==> flow/design.v <==
module Adder (
    in1,
    in2,
    out
);
  parameter width = 32;
  input [width - 1:0] in1, in2;
  output [width - 1:0] out;
  assign out = in1 + in2;
endmodule
module MUX (
    in0,
    in1,
    sel,
    out
);
  parameter width = 32;
  input [width - 1:0] in0, in1;
  input sel;
  output [width - 1:0] out;
  assign out = sel ? in1 : in0;
endmodule
module register (
    clk,
    rst,
    en,
    in,
    out
);
  parameter width = 32;
  input clk, rst, en;
  input [width - 1:0] in;
  output reg [width - 1:0] out;
  always @(posedge clk) begin
    if (rst) out <= 0;
    else if (en) out <= in;
  end
endmodule
module status_reg (
    clk,
    rst,
    en,
    in,
    out
);
  input clk, rst, en;
  input [3:0] in;
  output reg [3:0] out;
  always @(negedge clk) begin
    if (rst) out <= 0;
    else if (en) out <= in;
  end
endmodule
module RegisterFile (
    input clk,
    rst,
    input [3:0] src1,
    src2,
    Dest_wb,
    input [31:0] Result_WB,
    input writeBackEn,
    output [31:0] reg1,
    reg2
);
  reg [31:0] reg_file[0:15];
  integer i;
  always @(negedge clk) begin
    if (rst) begin
      for (i = 0; i < 16; i = i + 1) begin
        reg_file[i] <= i;
      end
    end else if (writeBackEn) begin
      reg_file[Dest_wb] <= Result_WB;
    end
  end
  assign reg1 = reg_file[src1];
  assign reg2 = reg_file[src2];
endmodule
module Condition_Check (
    input [3:0] cond,
    SR,
    output reg flag
);
  wire N, Z, C, V;
  assign N = SR[3];
  assign Z = SR[2];
  assign C = SR[1];
  assign V = SR[0];
  parameter [3:0] EQ = 4'd0, NE = 4'd1, CS_HS = 4'd2, CC_LO = 4'd3, MI = 4'd4, 
                PL = 4'd5, VS = 4'd6, VC = 4'd7, HI = 4'd8, LS = 4'd9, 
                GE = 4'd10, LT = 4'd11, GT = 4'd12, LE = 4'd13, AL = 4'd14;
  always @(cond, SR, N, Z, C, V) begin
    flag = 1;
    case (cond)
      EQ: flag = Z;
      NE: flag = ~Z;
      CS_HS: flag = C;
      CC_LO: flag = ~C;
      MI: flag = N;
      PL: flag = ~N;
      VS: flag = V;
      VC: flag = ~V;
      HI: flag = C & (~Z);
      LS: flag = (~C) & Z;
      GE: flag = N == V;
      LT: flag = N != V;
      GT: flag = (~Z) & (N == V);
      LE: flag = Z | (N != V);
      AL: flag = 1;
      default: flag = 1;
    endcase
  end
endmodule
module ControlUnit (
    input [3:0] OP_Code,
    input [1:0] Mode,
    input S_in,
    I_in,
    output reg [3:0] EXE_CMD,
    output reg WB_EN,
    MEM_R_EN,
    MEM_W_EN,
    B_out,
    S_out
);
  parameter [3:0] NOP = 4'd0, MOV = 4'd1, MVN = 4'd2, ADD = 4'd3, ADC = 4'd4, SUB = 4'd5, SBC = 4'd6,
                    AND = 4'd7, ORR = 4'd8, EOR = 4'd9, CMP = 4'd10, TST = 4'd11, LDR = 4'd12, STR = 4'd13, B = 4'd14;
  reg [3:0] operation;
  always @(Mode, OP_Code, S_in, I_in) begin
    operation = NOP;
    S_out = 1'b0;
    case (Mode)
      2'b00: begin
        S_out = S_in;
        case (OP_Code)
          4'b1101: operation = MOV;
          4'b1111: operation = MVN;
          4'b0100: operation = ADD;
          4'b0101: operation = ADC;
          4'b0010: operation = SUB;
          4'b0110: operation = SBC;
          4'b0000: operation = AND;
          4'b1100: operation = ORR;
          4'b0001: operation = EOR;
          4'b1010: operation = CMP;
          4'b1000: operation = TST;
          default: operation = NOP;
        endcase
      end
      2'b01: begin
        case (OP_Code)
          4'b0100: begin
            if (S_in) operation = LDR;
            else operation = STR;
          end
          default: operation = NOP;
        endcase
      end
      2'b10: begin
        if (I_in) operation = B;
        else operation = NOP;
      end
      default: operation = NOP;
    endcase
  end
  always @(operation, S_in) begin
    EXE_CMD = 4'd0;
    WB_EN = 1'b0;
    MEM_R_EN = 1'b0;
    MEM_W_EN = 1'b0;
    B_out = 1'b0;
    case (operation)
      NOP: begin
        EXE_CMD = 4'b0110;
      end
      MOV: begin
        EXE_CMD = 4'b0001;
        WB_EN   = 1'b1;
      end
      MVN: begin
        EXE_CMD = 4'b1001;
        WB_EN   = 1'b1;
      end
      ADD: begin
        EXE_CMD = 4'b0010;
        WB_EN   = 1'b1;
      end
      ADC: begin
        EXE_CMD = 4'b0011;
        WB_EN   = 1'b1;
      end
      SUB: begin
        EXE_CMD = 4'b0100;
        WB_EN   = 1'b1;
      end
      SBC: begin
        EXE_CMD = 4'b0101;
        WB_EN   = 1'b1;
      end
      AND: begin
        EXE_CMD = 4'b0110;
        WB_EN   = 1'b1;
      end
      ORR: begin
        EXE_CMD = 4'b0111;
        WB_EN   = 1'b1;
      end
      EOR: begin
        EXE_CMD = 4'b1000;
        WB_EN   = 1'b1;
      end
      CMP: begin
        EXE_CMD = 4'b0100;
      end
      TST: begin
        EXE_CMD = 4'b0110;
      end
      LDR: begin
        EXE_CMD = 4'b0010;
        MEM_R_EN = 1'b1;
        WB_EN = 1'b1;
      end
      STR: begin
        EXE_CMD  = 4'b0010;
        MEM_W_EN = 1'b1;
      end
      B: begin
        B_out = 1'b1;
      end
    endcase
  end
endmodule
module IF_Stage (
    input clk,
    rst,
    freeze,
    Branch_Taken,
    input [31:0] Branch_Address,
    output [31:0] PC,
    Instruction,
    output [31:0] imem_addr,
    input [31:0] imem_data
);
  wire en;
  assign en = ~freeze;
  wire [31:0] mux_out, pc_out, adder_out, instruction_memory_out;
  register pc (
      clk,
      rst,
      en,
      mux_out,
      pc_out
  );
  MUX mux (
      adder_out,
      Branch_Address,
      Branch_Taken,
      mux_out
  );
  Adder adder (
      32'd4,
      pc_out,
      adder_out
  );
  assign PC = adder_out;
  assign imem_addr = pc_out;
  assign Instruction = imem_data;
endmodule
module IF_Stage_Reg (
    input clk,
    rst,
    freeze,
    flush,
    input [31:0] PC_in,
    Instruction_in,
    output reg [31:0] PC,
    instructions
);
  wire en;
  assign en = ~freeze;
  always @(posedge clk) begin
    if (flush) begin
      PC <= 0;
      instructions <= 0;
    end else if (rst) begin
      PC <= 0;
      instructions <= 0;
    end else if (en) begin
      PC <= PC_in;
      instructions <= Instruction_in;
    end
  end
endmodule
module ID_Stage (
    input clk,
    rst,
    input [31:0] Instruction,
    input [31:0] Result_WB,
    input writeBackEN,
    input [3:0] Dest_wb,
    input hazard,
    input [3:0] SR,
    output WB_EN,
    MEM_R_EN,
    MEM_W_EN,
    B,
    S,
    output [3:0] EXE_CMD,
    output [31:0] Val_Rn,
    Val_Rm,
    output imm,
    output [11:0] Shift_operand,
    output [23:0] Signed_imm_24,
    output [3:0] Dest,
    output [3:0] src1,
    src2,
    output Two_src
);
  wire [3:0] cond, OPCode, Rn, Rm, Rd, rotate_imm, immed_8, CU_EXE_CMD;
  wire [1:0] OPC_mode;
  wire OPC_S, CU_B, CU_S, CU_WB_EN, CU_MEM_R_EN, CU_MEM_W_EN, cond_flag, zero_sel, not_cond_flag;
  assign cond = Instruction[31:28];
  assign OPC_mode = Instruction[27:26];
  assign imm = Instruction[25];
  assign OPCode = Instruction[24:21];
  assign OPC_S = Instruction[20];
  assign Rn = Instruction[19:16];
  assign Rd = Instruction[15:12];
  assign not_cond_flag = ~cond_flag;
  assign zero_sel = not_cond_flag | hazard;
  assign Two_src = (~imm) | MEM_W_EN;
  assign src1 = Rn;
  assign src2 = Rm;
  assign Dest = Instruction[15:12];
  assign Signed_imm_24 = Instruction[23:0];
  assign Shift_operand = Instruction[11:0];
  assign Rm = MEM_W_EN ? Rd : Instruction[3:0];
  assign {EXE_CMD, WB_EN, MEM_R_EN, MEM_W_EN, B, S} = zero_sel ? 9'b0: 
         {CU_EXE_CMD, CU_WB_EN, CU_MEM_R_EN, CU_MEM_W_EN, CU_B, CU_S};
  Condition_Check condition_check (
      cond,
      SR,
      cond_flag
  );
  RegisterFile register_file (
      clk,
      rst,
      Rn,
      Rm,
      Dest_wb,
      Result_WB,
      writeBackEN,
      Val_Rn,
      Val_Rm
  );
  ControlUnit control_unit (
      OPCode,
      OPC_mode,
      OPC_S,
      imm,
      CU_EXE_CMD,
      CU_WB_EN,
      CU_MEM_R_EN,
      CU_MEM_W_EN,
      CU_B,
      CU_S
  );
endmodule
module ID_Stage_Reg (
    input clk,
    rst, freeze,
    flush,
    WB_EN_IN,
    MEM_R_EN_IN,
    MEM_W_EN_IN,
    B_IN,
    S_IN,
    input [3:0] EXE_CMD_IN,
    SR_IN,   
    input [31:0] PC_IN,
    Val_Rn_IN,
    Val_Rm_IN,
    input imm_IN,
    input [11:0] Shift_operand_IN,
    input [23:0] Signed_imm_24_IN,
    input [3:0] Dest_IN,
    Src1_IN,
    Src2_IN,
    output reg WB_EN,
    MEM_R_EN,
    MEM_W_EN,
    B,
    S,
    output reg [3:0] EXE_CMD,
    output reg [31:0] PC,
    Val_Rn,
    Val_Rm,
    output reg imm,
    output reg [11:0] Shift_operand,
    output reg [23:0] Signed_imm_24,
    output reg [3:0] Dest,
    Src1,
    Src2,
    SR_OUT   
);
  always @(posedge clk) begin
    if (flush) begin
      WB_EN <= 0;
      MEM_R_EN <= 0;
      MEM_W_EN <= 0;
      B <= 0;
      S <= 0;
      EXE_CMD <= 0;
      PC <= 0;
      Val_Rn <= 0;
      Val_Rm <= 0;
      imm <= 0;
      Shift_operand <= 0;
      Signed_imm_24 <= 0;
      Dest <= 0;
      Src1 <= 0;
      Src2 <= 0;
      SR_OUT <= 0;
    end else if (rst | flush) begin
      WB_EN <= 0;
      MEM_R_EN <= 0;
      MEM_W_EN <= 0;
      B <= 0;
      S <= 0;
      EXE_CMD <= 0;
      PC <= 0;
      Val_Rn <= 0;
      Val_Rm <= 0;
      imm <= 0;
      Shift_operand <= 0;
      Signed_imm_24 <= 0;
      Dest <= 0;
      Src1 <= 0;
      Src2 <= 0;
      SR_OUT <= 0;
    end else if (~freeze) begin
      WB_EN <= WB_EN_IN;
      MEM_R_EN <= MEM_R_EN_IN;
      MEM_W_EN <= MEM_W_EN_IN;
      B <= B_IN;
      S <= S_IN;
      EXE_CMD <= EXE_CMD_IN;
      PC <= PC_IN;
      Val_Rn <= Val_Rn_IN;
      Val_Rm <= Val_Rm_IN;
      imm <= imm_IN;
      Shift_operand <= Shift_operand_IN;
      Signed_imm_24 <= Signed_imm_24_IN;
      Dest <= Dest_IN;
      Src1 <= Src1_IN;
      Src2 <= Src2_IN;
      SR_OUT <= SR_IN;
    end
  end
endmodule
module Val2Generator (
    input I,
    bypass_rm,
    input [31:0] Val_Rm,
    input [11:0] Shift_operand,
    output reg [31:0] out
);
  parameter [1:0] LSL = 2'b00, LSR = 2'b01, ASR = 2'b10, ROR = 2'b11;
  wire [ 4:0] shift_imm;
  wire [ 1:0] shift;
  wire [ 3:0] rotate_imm;
  wire [ 7:0] immed_8;
  reg  [31:0] shift_buffer;
  assign immed_8 = Shift_operand[7:0];
  assign rotate_imm = Shift_operand[11:8];
  assign shift_imm = Shift_operand[11:7];
  assign shift = Shift_operand[6:5];
  always @(bypass_rm, I, shift, Val_Rm, shift_imm, immed_8, Shift_operand, rotate_imm) begin
    shift_buffer = 0;
    case (bypass_rm)   
      1'b0:
      case (I)
        1'b0: begin
          case (shift)
            LSL: out = Val_Rm << shift_imm;
            LSR: out = Val_Rm >> shift_imm;
            ASR: out = Val_Rm >>> shift_imm;
            ROR: out = Val_Rm << shift_imm | Val_Rm >> 5 - shift_imm;   
          endcase
        end
        1'b1: begin
          shift_buffer = {24'd0, immed_8};
          out = shift_buffer >> (rotate_imm << 1) | shift_buffer << (32 - (rotate_imm << 1));
        end
        default: out = 32'b0;
      endcase
      1'b1: out = {20'b0, Shift_operand};
    endcase
  end
endmodule
module ALU (
    input signed [31:0] in1,
    in2,
    input [3:0] EXE_CMD,
    input C,
    output [3:0] Status_bit,
    output reg signed [31:0] result
);
  parameter [3:0] MOV = 4'b001, MVN = 4'b1001, ADD_LDR_STR = 4'b0010, ADC = 4'b0011, SUB_CMP = 4'b0100, SBC = 4'b0101,
                    AND_TST = 4'b0110, ORR = 4'b0111, EOR = 4'b1000, TST = 4'b0110;
  reg N, Z, Co, V;
  assign Status_bit = {N, Z, Co, V};
  always @(in1, in2, C, EXE_CMD) begin
    N  = 1'b0;
    Z  = 1'b0;
    Co = 1'b0;
    V  = 1'b0;
    case (EXE_CMD)
      MOV:    result = in2;
      MVN:    result = ~in2;
      ADD_LDR_STR:    begin
                {Co,result} = in1 + in2;
                if(in1 > 0 & in2 > 0 & result < 0)
                    V = 1'b1;
                else if(in1 < 0 & in2 < 0 & result > 0)
                    V = 1'b1;
                else if(in1 > 0 & in2 < 0 & result > in1)
                    V = 1'b1;
                else if(in1 < 0 & in2 > 0 & result < in1)
                    V = 1'b1;
            end
      ADC:    begin
                {Co,result} = in1 + in2 + C;
                if(in1 > 0 & in2 > 0 & result < 0)
                    V = 1'b1;
                else if(in1 < 0 & in2 < 0 & result > 0)
                    V = 1'b1;
                else if(in1 > 0 & in2 < 0 & result > in1)
                    V = 1'b1;
                else if(in1 < 0 & in2 > 0 & result < in1)
                    V = 1'b1;
            end
      SUB_CMP:    begin
                result = in1 - in2;
                if(in1 > 0 & in2 < 0 & result < 0)
                    V = 1'b1;
                else if(in1 < 0 & in2 > 0 & result > 0)
                    V = 1'b1;
                else if(in1 > 0 & in2 > 0 & result > in1)
                    V = 1'b1;
                else if (in1 < 0 & in2 < 0 & result < in1)
                    V = 1'b1;
            end
      SBC:    begin
                result = in1 - in2 - (C);
                if(in1 > 0 & in2 < 0 & result < 0)
                    V = 1'b1;
                else if(in1 < 0 & in2 > 0 & result > 0)
                    V = 1'b1;
                else if(in1 > 0 & in2 > 0 & result > in1)
                    V = 1'b1;
                else if (in1 < 0 & in2 < 0 & result < in1)
                    V = 1'b1;
            end
      AND_TST:    result = in1 & in2;
      ORR:    result = in1 | in2;
      EOR:    result = in1 ^ in2;
      default: result = 32'b0;
    endcase
    if (result == 0) Z = 1'b1;
    if (result < 0) N = 1'b1;
  end
endmodule
module EXE_Stage (
    input         clk,
    input  [ 3:0] EXE_CMD,
    input         MEM_R_EN,
    MEM_W_EN,
    input  [31:0] PC,
    Val_Rn,
    Val_Rm,
    ALU_res_in,
    WB_data,   
    input         imm,
    input  [11:0] Shift_operand,
    input  [23:0] Signed_imm_24,
    input  [ 3:0] SR,
    input  [ 1:0] sel_src1,
    sel_src2,   
    output [31:0] ALU_result,
    mux2_out,   
    Br_addr,
    output [ 3:0] status
);
  wire bypass_rm;
  wire [31:0] val2, extended_imm, shifted_imm, mux1_out;
  assign extended_imm = {
    Signed_imm_24[23],
    Signed_imm_24[23],
    Signed_imm_24[23],
    Signed_imm_24[23],
    Signed_imm_24[23],
    Signed_imm_24[23],
    Signed_imm_24[23],
    Signed_imm_24[23],
    Signed_imm_24
  };
  assign shifted_imm = extended_imm << 2;
  assign bypass_rm = MEM_W_EN | MEM_R_EN;
  assign mux1_out = (sel_src1 == 2'b00) ? Val_Rn :   
      (sel_src1 == 2'b01) ? ALU_res_in : (sel_src1 == 2'b10) ? WB_data : Val_Rn;
  assign mux2_out = (sel_src2 == 2'b00) ? Val_Rm :
                    (sel_src2 == 2'b01) ? ALU_res_in :
                    (sel_src2 == 2'b10) ? WB_data :
                    Val_Rm;
  Val2Generator v2gen (
      imm,
      bypass_rm,
      mux2_out,
      Shift_operand,
      val2
  );
  ALU alu (
      mux1_out,
      val2,
      EXE_CMD,
      SR[1],
      status,
      ALU_result
  );
  Adder pc_adder (
      PC,
      shifted_imm,
      Br_addr
  );
endmodule
module EXE_Stage_Reg (
    input clk,
    rst,
    freeze,
    WB_EN_IN,
    MEM_R_EN_IN,
    MEM_W_EN_IN,
    input [31:0] ALU_result_inp,
    ST_val_in,
    input [3:0] Dest_in,
    output reg WB_EN,
    MEM_R_EN,
    MEM_W_EN,
    output reg [31:0] ALU_result,
    Val_Rm,
    output reg [3:0] Dest
);
  always @(posedge clk) begin
    if (rst) {WB_EN, MEM_R_EN, MEM_W_EN, ALU_result, Val_Rm, Dest} <= 71'b0;
    else if (~freeze) begin
      WB_EN <= WB_EN_IN;
      MEM_R_EN <= MEM_R_EN_IN;
      MEM_W_EN <= MEM_W_EN_IN;
      ALU_result <= ALU_result_inp;
      Val_Rm <= ST_val_in;
      Dest <= Dest_in;
    end
  end
endmodule
module Sram_Controller (
    input clk,
    rst,
    wr_en,
    rd_en,
    input [31:0] address,
    writeData,
    output [31:0] readData,
    output ready,
    input [15:0] SRAM_DQ_I,
    output [15:0] SRAM_DQ_O,
    output reg [17:0] SRAM_ADDR,
    output reg SRAM_WE_N
);
  parameter [3:0] idle = 0, writeState0 = 1, writeState1 = 2, readState0 = 3, readState1 = 4, readState2 = 5, readState3 = 6, readState4 = 7;
  reg [3:0] ns, ps;
  reg [15:0] readLSB;
  reg [31:0] res;
  always @* begin
    ns = idle;
    case (ps)
      idle: begin
        if (~wr_en & ~rd_en) ns = idle;
        else if (wr_en) ns = writeState0;
        else ns = readState0;
      end
      writeState0: ns = writeState1;
      writeState1: ns = idle;
      readState0: ns = readState1;
      readState1: ns = readState2;
      readState2: ns = readState3;
      readState3: ns = readState4;
      readState4: ns = idle;
      default: ns = idle;
    endcase
  end
  always @(ps, address) begin
    SRAM_ADDR = 18'b0;
    SRAM_WE_N = 1'b1;
    case (ps)
      writeState0: begin
        SRAM_ADDR = {address[18:2], 1'b0};
        SRAM_WE_N = 1'b0;
      end
      writeState1: begin
        SRAM_ADDR = {address[18:2], 1'b1};
        SRAM_WE_N = 1'b0;
      end
      readState0: begin
        SRAM_ADDR = {address[18:2], 1'b0};
      end
      readState1: begin
        SRAM_ADDR = {address[18:2], 1'b0};
      end
      readState2: begin
        SRAM_ADDR = {address[18:2], 1'b1};
      end
      readState3: begin
        SRAM_ADDR = {address[18:2], 1'b1};
      end
      default: begin
      end
    endcase
  end
  always @(posedge clk) begin
    if (ps == readState1) readLSB <= SRAM_DQ_I;
    if (ps == readState3) res <= {SRAM_DQ_I, readLSB};
  end
  always @(posedge clk) begin
    if (rst) ps <= idle;
    else ps <= ns;
  end
  assign ready = (ns == idle) ? 1'b1 : 1'b0;
  assign readData = res;
  assign SRAM_DQ_O = (ps == writeState1) ? writeData[31:16] : writeData[15:0];
endmodule
module MEM_reg (
    input clk,
    rst,
    freeze,
    WB_en_in,
    MEM_R_en_in,
    input [31:0] ALU_result_in,
    Mem_read_value_in,
    input [3:0] Dest_in,
    output reg WB_en,
    MEM_R_en,
    output reg [31:0] ALU_result,
    Mem_read_value,
    output reg [3:0] Dest
);
  always @(posedge clk) begin
    if (rst) {WB_en, MEM_R_en, ALU_result, Mem_read_value, Dest} <= 70'b0;
    else if (~freeze) begin
      Dest <= Dest_in;
      Mem_read_value <= Mem_read_value_in;
      ALU_result <= ALU_result_in;
      MEM_R_en <= MEM_R_en_in;
      WB_en <= WB_en_in;
    end
  end
endmodule
module WB_Stage (
    input [31:0] ALU_result,
    MEM_result,
    input MEM_R_en,
    output [31:0] out
);
  assign out = MEM_R_en ? MEM_result : ALU_result;
endmodule
module Hazard_Detection_Unit (
    input [3:0] src1,
    src2,
    Exe_Dest,
    input Exe_WB_EN,
    processor_mode,
    input [3:0] Mem_Dest,
    input Mem_WB_EN,
    output reg Hazard_Detected
);
  always @(src1, src2, Exe_WB_EN, Mem_Dest, Mem_WB_EN, Exe_Dest, processor_mode) begin
    Hazard_Detected = 1'b0;
    if (~processor_mode) begin
      if ((Exe_WB_EN & (src1 == Exe_Dest))|
          (Mem_WB_EN & (src1 == Mem_Dest))|
          (Exe_WB_EN & (src2 == Exe_Dest))|
          (Mem_WB_EN & (src2 == Mem_Dest)))
        Hazard_Detected = 1'b1;
    end
  end
endmodule
module Forwarding_Unit (
    input [3:0] WB_dest,
    Mem_Dest,
    src1,
    src2,
    input WB_en,
    Mem_WB_en,
    processor_mode,
    output reg [1:0] sel_src1,
    sel_src2
);
  always @(*) begin
    sel_src1 = 2'd0;
    sel_src2 = 2'd0;
    if (processor_mode) begin
      if (Mem_WB_en) begin
        if (src1 == Mem_Dest) sel_src1 = 2'd1;
        if (src2 == Mem_Dest) sel_src2 = 2'd1;
      end
      if (WB_en) begin
        if (src1 == WB_dest) sel_src1 = 2'd2;
        if (src2 == WB_dest) sel_src2 = 2'd2;
      end
    end
  end
endmodule
module ARM (
    input clk,
    input rst,
    output [31:0] imem_addr,
    input [31:0] imem_data,
    output [17:0] SRAM_ADDR,
    output [15:0] SRAM_DQ_O,
    input [15:0] SRAM_DQ_I,
    output SRAM_WE_N
);
  wire [17:0] SW;
  assign SW = {16'b0, 1'b1, rst};
  wire freeze, flush;
  wire writeBackEN_ID, hazard, WB_EN_ID_Stage,MEM_R_EN_ID_Stage, 
		MEM_W_EN_ID_Stage,B_ID_Stage,S_ID_Stage,imm_ID_Stage, 
		Two_src_ID_Stage, imm_ID_Reg, WB_EN_ID_Reg, MEM_W_EN_ID_Reg,
		MEM_R_EN_ID_Reg, B_ID_Reg, S_ID_Reg;
  wire [31:0] PC_IF_Stage, Inst_IF_Stage, Inst_IF_Reg, 
				Val_Rn_ID_Stage, Val_Rm_ID_Stage, PC_IF_Reg, 
			    PC_ID_Reg, Val_Rn_ID_Reg, Val_Rm_ID_Reg;
  wire [31:0] Result_WB, Mem_res_feedback;
  wire [3:0] Des_wb;
  wire [3:0] EXE_CMD_ID_Stage,EXE_CMD_ID_Reg, Dest_ID_Stage, src1_ID_Stage, src2_ID_Stage, dest_ID_Reg;
  wire [23:0] Signed_imm_24_ID_Stage, Signed_imm_24_ID_Reg;
  wire [11:0] Shift_operand, Shift_operand_ID_Reg;
  wire [3:0] SR, Status_bit;
  wire [31:0] ALU_result_EXE_Reg, Val_Rm_EXE_Reg;
  wire [31:0] MEM_result_MEM_Stage;
  wire [3:0] dest_EXE_Reg, src1_ID_Reg, src2_ID_Reg;
  wire WB_EN_EXE_Reg, MEM_R_EN_EXE_Reg, MEM_W_EN_EXE_Reg, processor_mode;
  wire [31:0] ALU_result_EXE_Stage, Br_addr, Val_Rm_EXE_Stage;
  wire [3:0] status, SR_ID_Reg;
  wire [1:0] fw_sel_src1, fw_sel_src2;
  assign processor_mode = SW[1];
  assign hazard = freeze;
  assign flush = 1'b0;
  assign Mem_res_feedback = MEM_R_EN_EXE_Reg ? MEM_result_MEM_Stage : ALU_result_EXE_Reg;
  wire slow_clk;
  wire Sram_Busy;
  assign slow_clk = clk;
  IF_Stage fetch (
      slow_clk,
      SW[0],
      (freeze | ~Sram_Busy),
      B_ID_Reg,
      Br_addr,
      PC_IF_Stage,
      Inst_IF_Stage,
      imem_addr,
      imem_data
  );
  IF_Stage_Reg if_reg (
      slow_clk,
      SW[0],
      (freeze | ~Sram_Busy),
      flush,
      PC_IF_Stage,
      Inst_IF_Stage,
      PC_IF_Reg,
      Inst_IF_Reg
  );
  ID_Stage decode (
      slow_clk,
      SW[0],
      Inst_IF_Reg,
      Result_WB,
      writeBackEN_ID,
      Des_wb,
      hazard,
      SR,
      WB_EN_ID_Stage,
      MEM_R_EN_ID_Stage,
      MEM_W_EN_ID_Stage,
      B_ID_Stage,
      S_ID_Stage,
      EXE_CMD_ID_Stage,
      Val_Rn_ID_Stage,
      Val_Rm_ID_Stage,
      imm_ID_Stage,
      Shift_operand,
      Signed_imm_24_ID_Stage,
      Dest_ID_Stage,
      src1_ID_Stage,
      src2_ID_Stage,
      Two_src_ID_Stage
  );
  ID_Stage_Reg id_reg (
      slow_clk,
      SW[0],
      (~Sram_Busy),
      flush,
      WB_EN_ID_Stage,
      MEM_R_EN_ID_Stage,
      MEM_W_EN_ID_Stage,
      B_ID_Stage,
      S_ID_Stage,
      EXE_CMD_ID_Stage,
      SR,
      PC_IF_Reg,
      Val_Rn_ID_Stage,
      Val_Rm_ID_Stage,
      imm_ID_Stage,
      Shift_operand,
      Signed_imm_24_ID_Stage,
      Dest_ID_Stage,
      src1_ID_Stage,
      src2_ID_Stage,
      WB_EN_ID_Reg,
      MEM_R_EN_ID_Reg,
      MEM_W_EN_ID_Reg,
      B_ID_Reg,
      S_ID_Reg,
      EXE_CMD_ID_Reg,
      PC_ID_Reg,
      Val_Rn_ID_Reg,
      Val_Rm_ID_Reg,
      imm_ID_Reg,
      Shift_operand_ID_Reg,
      Signed_imm_24_ID_Reg,
      dest_ID_Reg,
      src1_ID_Reg,
      src2_ID_Reg,
      SR_ID_Reg
  );
  status_reg Status_Register (
      slow_clk,
      SW[0],
      S_ID_Reg,
      Status_bit,
      SR
  );
  EXE_Stage execute (
      slow_clk,
      EXE_CMD_ID_Reg,
      MEM_R_EN_ID_Reg,
      MEM_W_EN_ID_Reg,
      PC_ID_Reg,
      Val_Rn_ID_Reg,
      Val_Rm_ID_Reg,
      Mem_res_feedback,
      Result_WB,
      imm_ID_Reg,
      Shift_operand_ID_Reg,
      Signed_imm_24_ID_Reg,
      SR_ID_Reg,
      fw_sel_src1,
      fw_sel_src2,
      ALU_result_EXE_Stage,
      Val_Rm_EXE_Stage,
      Br_addr,
      Status_bit
  );
  EXE_Stage_Reg EX_Reg (
      slow_clk,
      SW[0],
      (~Sram_Busy),
      WB_EN_ID_Reg,
      MEM_R_EN_ID_Reg,
      MEM_W_EN_ID_Reg,
      ALU_result_EXE_Stage,
      Val_Rm_EXE_Stage,
      dest_ID_Reg,
      WB_EN_EXE_Reg,
      MEM_R_EN_EXE_Reg,
      MEM_W_EN_EXE_Reg,
      ALU_result_EXE_Reg,
      Val_Rm_EXE_Reg,
      dest_EXE_Reg
  );
  wire MEM_R_en_MEM_Reg;
  wire [31:0] ALU_result_MEM_Reg, Mem_read_value_MEM_Reg;
  MEM_reg mem_reg (
      slow_clk,
      SW[0],
      (~Sram_Busy),
      (~Sram_Busy) ? (1'b0) : (WB_EN_EXE_Reg),
      MEM_R_EN_EXE_Reg,
      ALU_result_EXE_Reg,
      MEM_result_MEM_Stage,
      dest_EXE_Reg,
      writeBackEN_ID,
      MEM_R_en_MEM_Reg,
      ALU_result_MEM_Reg,
      Mem_read_value_MEM_Reg,
      Des_wb
  );
  WB_Stage wb_stage (
      ALU_result_MEM_Reg,
      Mem_read_value_MEM_Reg,
      MEM_R_en_MEM_Reg,
      Result_WB
  );
  Hazard_Detection_Unit hdu (
      src1_ID_Stage,
      src2_ID_Stage,
      dest_ID_Reg,
      WB_EN_ID_Reg,
      processor_mode,
      dest_EXE_Reg,
      WB_EN_EXE_Reg,
      freeze
  );
  Forwarding_Unit fwu (
      Des_wb,
      dest_EXE_Reg,
      src1_ID_Reg,
      src2_ID_Reg,
      writeBackEN_ID,
      WB_EN_EXE_Reg,
      processor_mode,
      fw_sel_src1,
      fw_sel_src2
  );
  Sram_Controller SC (
      slow_clk,
      SW[0],
      MEM_W_EN_EXE_Reg,
      MEM_R_EN_EXE_Reg,
      ALU_result_EXE_Reg,
      Val_Rm_EXE_Reg,
      MEM_result_MEM_Stage,
      Sram_Busy,
      SRAM_DQ_I,
      SRAM_DQ_O,
      SRAM_ADDR,
      SRAM_WE_N
  );
endmodule
== From RTL to reports: ARM ==
Tool output for the design above, in the order of the flow.
Lines are those of the file above, counted from 1.
Operators carry their Yosys type and port widths (W data, S select, Z words).
Library cell names are shortened.
A cell with - has no value.

* Design top: ARM
* Clock port: clk
* Cell library: sky130hd
* Timing corner: tt_025C_1v80

== Elaborated design ==
Source: Yosys, flattened and elaborated, memories not mapped. Widths are those after wreduce. Print and check cells do not count.
Memory sizes are those after Yosys's memory passes, which may raise the word count (mostly to a power of two), join words into wider ones and drop unused or constant bits.

* Register bits after elaboration: 385
* RAM bits: 512
* Bits in read-only memories: 192
* Memories kept: 3
* Input port bits: 50
* Output and inout bits: 67
* Elaborated cells: 232

{| class="wikitable"
|+ Memories
! name !! words !! width !! RTL line !! text
|-
| decode.register_file.reg_file || 16 || 32 || 65 || <nowiki>reg [31:0] reg_file[0:15];</nowiki>
|-
| (name not given) || 16 || 8 || 172 || <nowiki>case (operation)</nowiki>
|-
| (name not given) || 16 || 4 || 135 || <nowiki>case (OP_Code)</nowiki>
|}

* Add/sub/neg operators: 10
* Order comparisons: 21
* Equal/unequal tests: 44
* Shift operators: 6
* Muxes and demuxes: 65
* Bitwise logic cells: 40
* Reduce/logical cells: 11

{| class="wikitable"
|+ Operator list
! cell !! number
|-
| $mux W32 || 11
|-
| $pmux W32 S9 || 1
|-
| $lt A32 B1 Y1 const B || 7
|-
| $gt A32 B1 Y1 const B || 6
|-
| $gt A32 B32 Y1 || 4
|-
| $lt A32 B32 Y1 || 4
|-
| $pmux W32 S4 || 1
|-
| $pmux W32 S2 || 2
|-
| $or A32 B32 Y32 || 3
|-
| $add A32 B32 Y33 || 2
|-
| $sub A32 B32 Y32 || 2
|-
| $eq A4 B3 Y1 const B || 12
|-
| $pmux W18 S2 || 1
|-
| $add A33 B1 Y33 || 1
|-
| $add A3 B32 Y32 const A || 1
|-
| $sub A32 B1 Y32 || 1
|-
| $add A32 B32 Y32 || 1
|-
| $and A32 B32 Y32 || 1
|-
| $xor A32 B32 Y32 || 1
|-
| $shr A32 B32 Y32 || 1
|-
| $shl A32 B5 Y32 || 1
|-
| $shr A32 B5 Y32 || 1
|-
| $sshr A32 B5 Y32 || 1
|-
| $not A32 Y32 || 1
|-
| $logic_not A32 Y1 || 1
|-
| $eq A4 B4 Y1 const B || 8
|-
| $shl A8 B32 Y32 || 1
|-
| $shr A8 B4 Y32 || 1
|}

Not listed: further kinds 26, cells in them 119.

== Longest topological paths ==
Longest topological path by Yosys (ltp), each cell counted once; first at word level (registers and memories cut), then after technology mapping (sequential cells cut; the memories' decode and read muxes count).

* Word-level depth: 23
* ABC_AREA: 0
* Mapped depth: 47
* Mapped depth without buffers: 39

== After synthesis ==
Yosys stat after the flow's synthesis: flattened, memories mapped to cells. It holds for the ABC_AREA given above (unset counts as 0); a run with the other value may have another netlist.
Totals and module areas in this step are rounded.

{| class="wikitable"
|+ Cells by type
! cell type !! number !! total area (µm²)
|-
| edfxtp_1 || 560 || 1.68E+04
|-
| mux4_2 || 368 || 8.29E+03
|-
| dfxtp_1 || 388 || 7767.45
|-
| ha_1 || 319 || 3.99E+03
|-
| nor2_1 || 1020 || 3.83E+03
|-
| nand2_1 || 792 || 2.97E+03
|-
| a21oi_1 || 536 || 2.68E+03
|-
| clkbuf_1 || 441 || 1.66E+03
|-
| mux2i_1 || 162 || 1.62E+03
|-
| a211oi_1 || 193 || 1448.89
|-
| xnor2_1 || 146 || 1.28E+03
|-
| o21ai_0 || 199 || 995.955
|-
| inv_1 || 199 || 746.966
|-
| a21o_1 || 91 || 683.155
|-
| nand3_1 || 131 || 655.629
|-
| nor3_1 || 127 || 635.61
|-
| a311oi_1 || 64 || 560.538
|-
| nor4_1 || 76 || 475.456
|}

Other cell types: 83; their cells: 1166.

* Cell count: 6978
* Chip area (Yosys): 65740 µm²
* Sequential part of the area: 24580 µm²
* Flip-flops: 948
* Buffers: 547

The figures by module come from a second, unflattened synthesis with its own total; it is not the netlist above.

* Cells (unflattened synthesis): 7032
* Area (unflattened synthesis): 72700 µm²

Rows give one instance, submodules left out.

{| class="wikitable"
|+ By module
! module !! times used !! cells !! area (µm²) !! sequential area (µm²)
|-
| RegisterFile || 1 || 1695 || 26560 || 15370
|-
| ALU || 1 || 1896 || 13190 || 0.0
|-
| Val2Generator || 1 || 969 || 7276 || 0.0
|-
| ID_Stage_Reg || 1 || 511 || 5702 || 3163
|-
| Adder || 2 || 248 || 1739 || 0.0
|-
| EXE_Stage_Reg || 1 || 229 || 2546 || 1421
|-
| MEM_reg || 1 || 226 || 2512 || 1401
|-
| IF_Stage_Reg || 1 || 207 || 2349 || 1281
|-
| EXE_Stage || 1 || 216 || 2175 || 0.0
|-
| Sram_Controller || 1 || 109 || 2067 || 1602
|-
| register || 1 || 103 || 1164 || 640.6
|-
| ARM || 1 || 41 || 568.0 || 0.0
|-
| MUX || 1 || 36 || 544.3 || 0.0
|-
| WB_Stage || 1 || 36 || 544.3 || 0.0
|}

Further modules, not shown: 7.

Appendix: measured runs

Flow measurements of ARM on sky130hd: 4 stored runs with different settings, listed in no order. Input and output delays are each 20% of the period that was set; the output load is 0.01 pF.
The measured numbers are rounded.

=== Stored run 1 ===
{| class="wikitable"
! Setting !! Value
|-
| CORE_UTILIZATION || 40
|-
| PLACE_DENSITY || 0.6
|-
| SETUP_SLACK_MARGIN || 0.4
|-
| period_ns || 20.5
|-
| CAP_MARGIN || 20
|-
| CORE_MARGIN || 2
|-
| SLEW_MARGIN || 20
|-
! Result !! Value
|-
| Worst setup slack after layout || 0.604 ns
|-
| Area of the synthesized netlist || 65740 µm²
|-
| Standard-cell area after layout || 79190 µm²
|-
| Worst hold slack after layout || 0.413 ns
|-
| Area inside the die boundary || 167600 µm²
|-
| Total negative slack on setup checks || 0.000 ns
|}

=== Stored run 2 ===
{| class="wikitable"
! Setting !! Value
|-
| ABC_AREA || 1
|-
| CAP_MARGIN || 0
|-
| CELL_PAD_IN_SITES_DETAIL_PLACEMENT || 0
|-
| CORE_ASPECT_RATIO || 1.38
|-
| CORE_MARGIN || 8
|-
| CORE_UTILIZATION || 40
|-
| CTS_CLUSTER_DIAMETER || 339
|-
| CTS_CLUSTER_SIZE || 65
|-
| GPL_ROUTABILITY_DRIVEN || 0
|-
| GPL_TIMING_DRIVEN || 1
|-
| HOLD_SLACK_MARGIN || 0.24
|-
| MAX_ROUTING_LAYER || met4
|-
| PLACE_DENSITY || 0.6
|-
| SETUP_SLACK_MARGIN || 0.4
|-
| period_ns || 21.0
|-
| SLEW_MARGIN || 20
|-
! Result !! Value
|-
| Worst setup slack after layout || 0.377 ns
|-
| Area of the synthesized netlist || 64830 µm²
|-
| Standard-cell area after layout || 70600 µm²
|-
| Worst hold slack after layout || 0.440 ns
|-
| Area inside the die boundary || 175400 µm²
|-
| Total negative slack on setup checks || 0.000 ns
|}

=== Stored run 3 ===
{| class="wikitable"
! Setting !! Value
|-
| CORE_ASPECT_RATIO || 1.57
|-
| CORE_UTILIZATION || 21
|-
| CTS_CLUSTER_DIAMETER || 344
|-
| CTS_CLUSTER_SIZE || 29
|-
| PLACE_DENSITY_LB_ADDON || 0.15
|-
| SETUP_SLACK_MARGIN || 1.43
|-
| period_ns || 11.6
|-
| CAP_MARGIN || 20
|-
| CORE_MARGIN || 2
|-
| SLEW_MARGIN || 20
|-
! Result !! Value
|-
| Worst setup slack after layout || -3.061 ns
|-
| Area of the synthesized netlist || 65740 µm²
|-
| Standard-cell area after layout || 94060 µm²
|-
| Worst hold slack after layout || 0.435 ns
|-
| Area inside the die boundary || 317700 µm²
|-
| Total negative slack on setup checks || -8.591 ns
|}

=== Stored run 4 ===
{| class="wikitable"
! Setting !! Value
|-
| CORE_UTILIZATION || 29
|-
| PLACE_DENSITY || 0.6
|-
| SETUP_SLACK_MARGIN || 0.4
|-
| period_ns || 20.5
|-
| CAP_MARGIN || 20
|-
| CORE_MARGIN || 2
|-
| SLEW_MARGIN || 20
|-
! Result !! Value
|-
| Worst setup slack after layout || 0.704 ns
|-
| Area of the synthesized netlist || 65740 µm²
|-
| Standard-cell area after layout || 79430 µm²
|-
| Worst hold slack after layout || 0.405 ns
|-
| Area inside the die boundary || 230500 µm²
|-
| Total negative slack on setup checks || 0.000 ns
|}
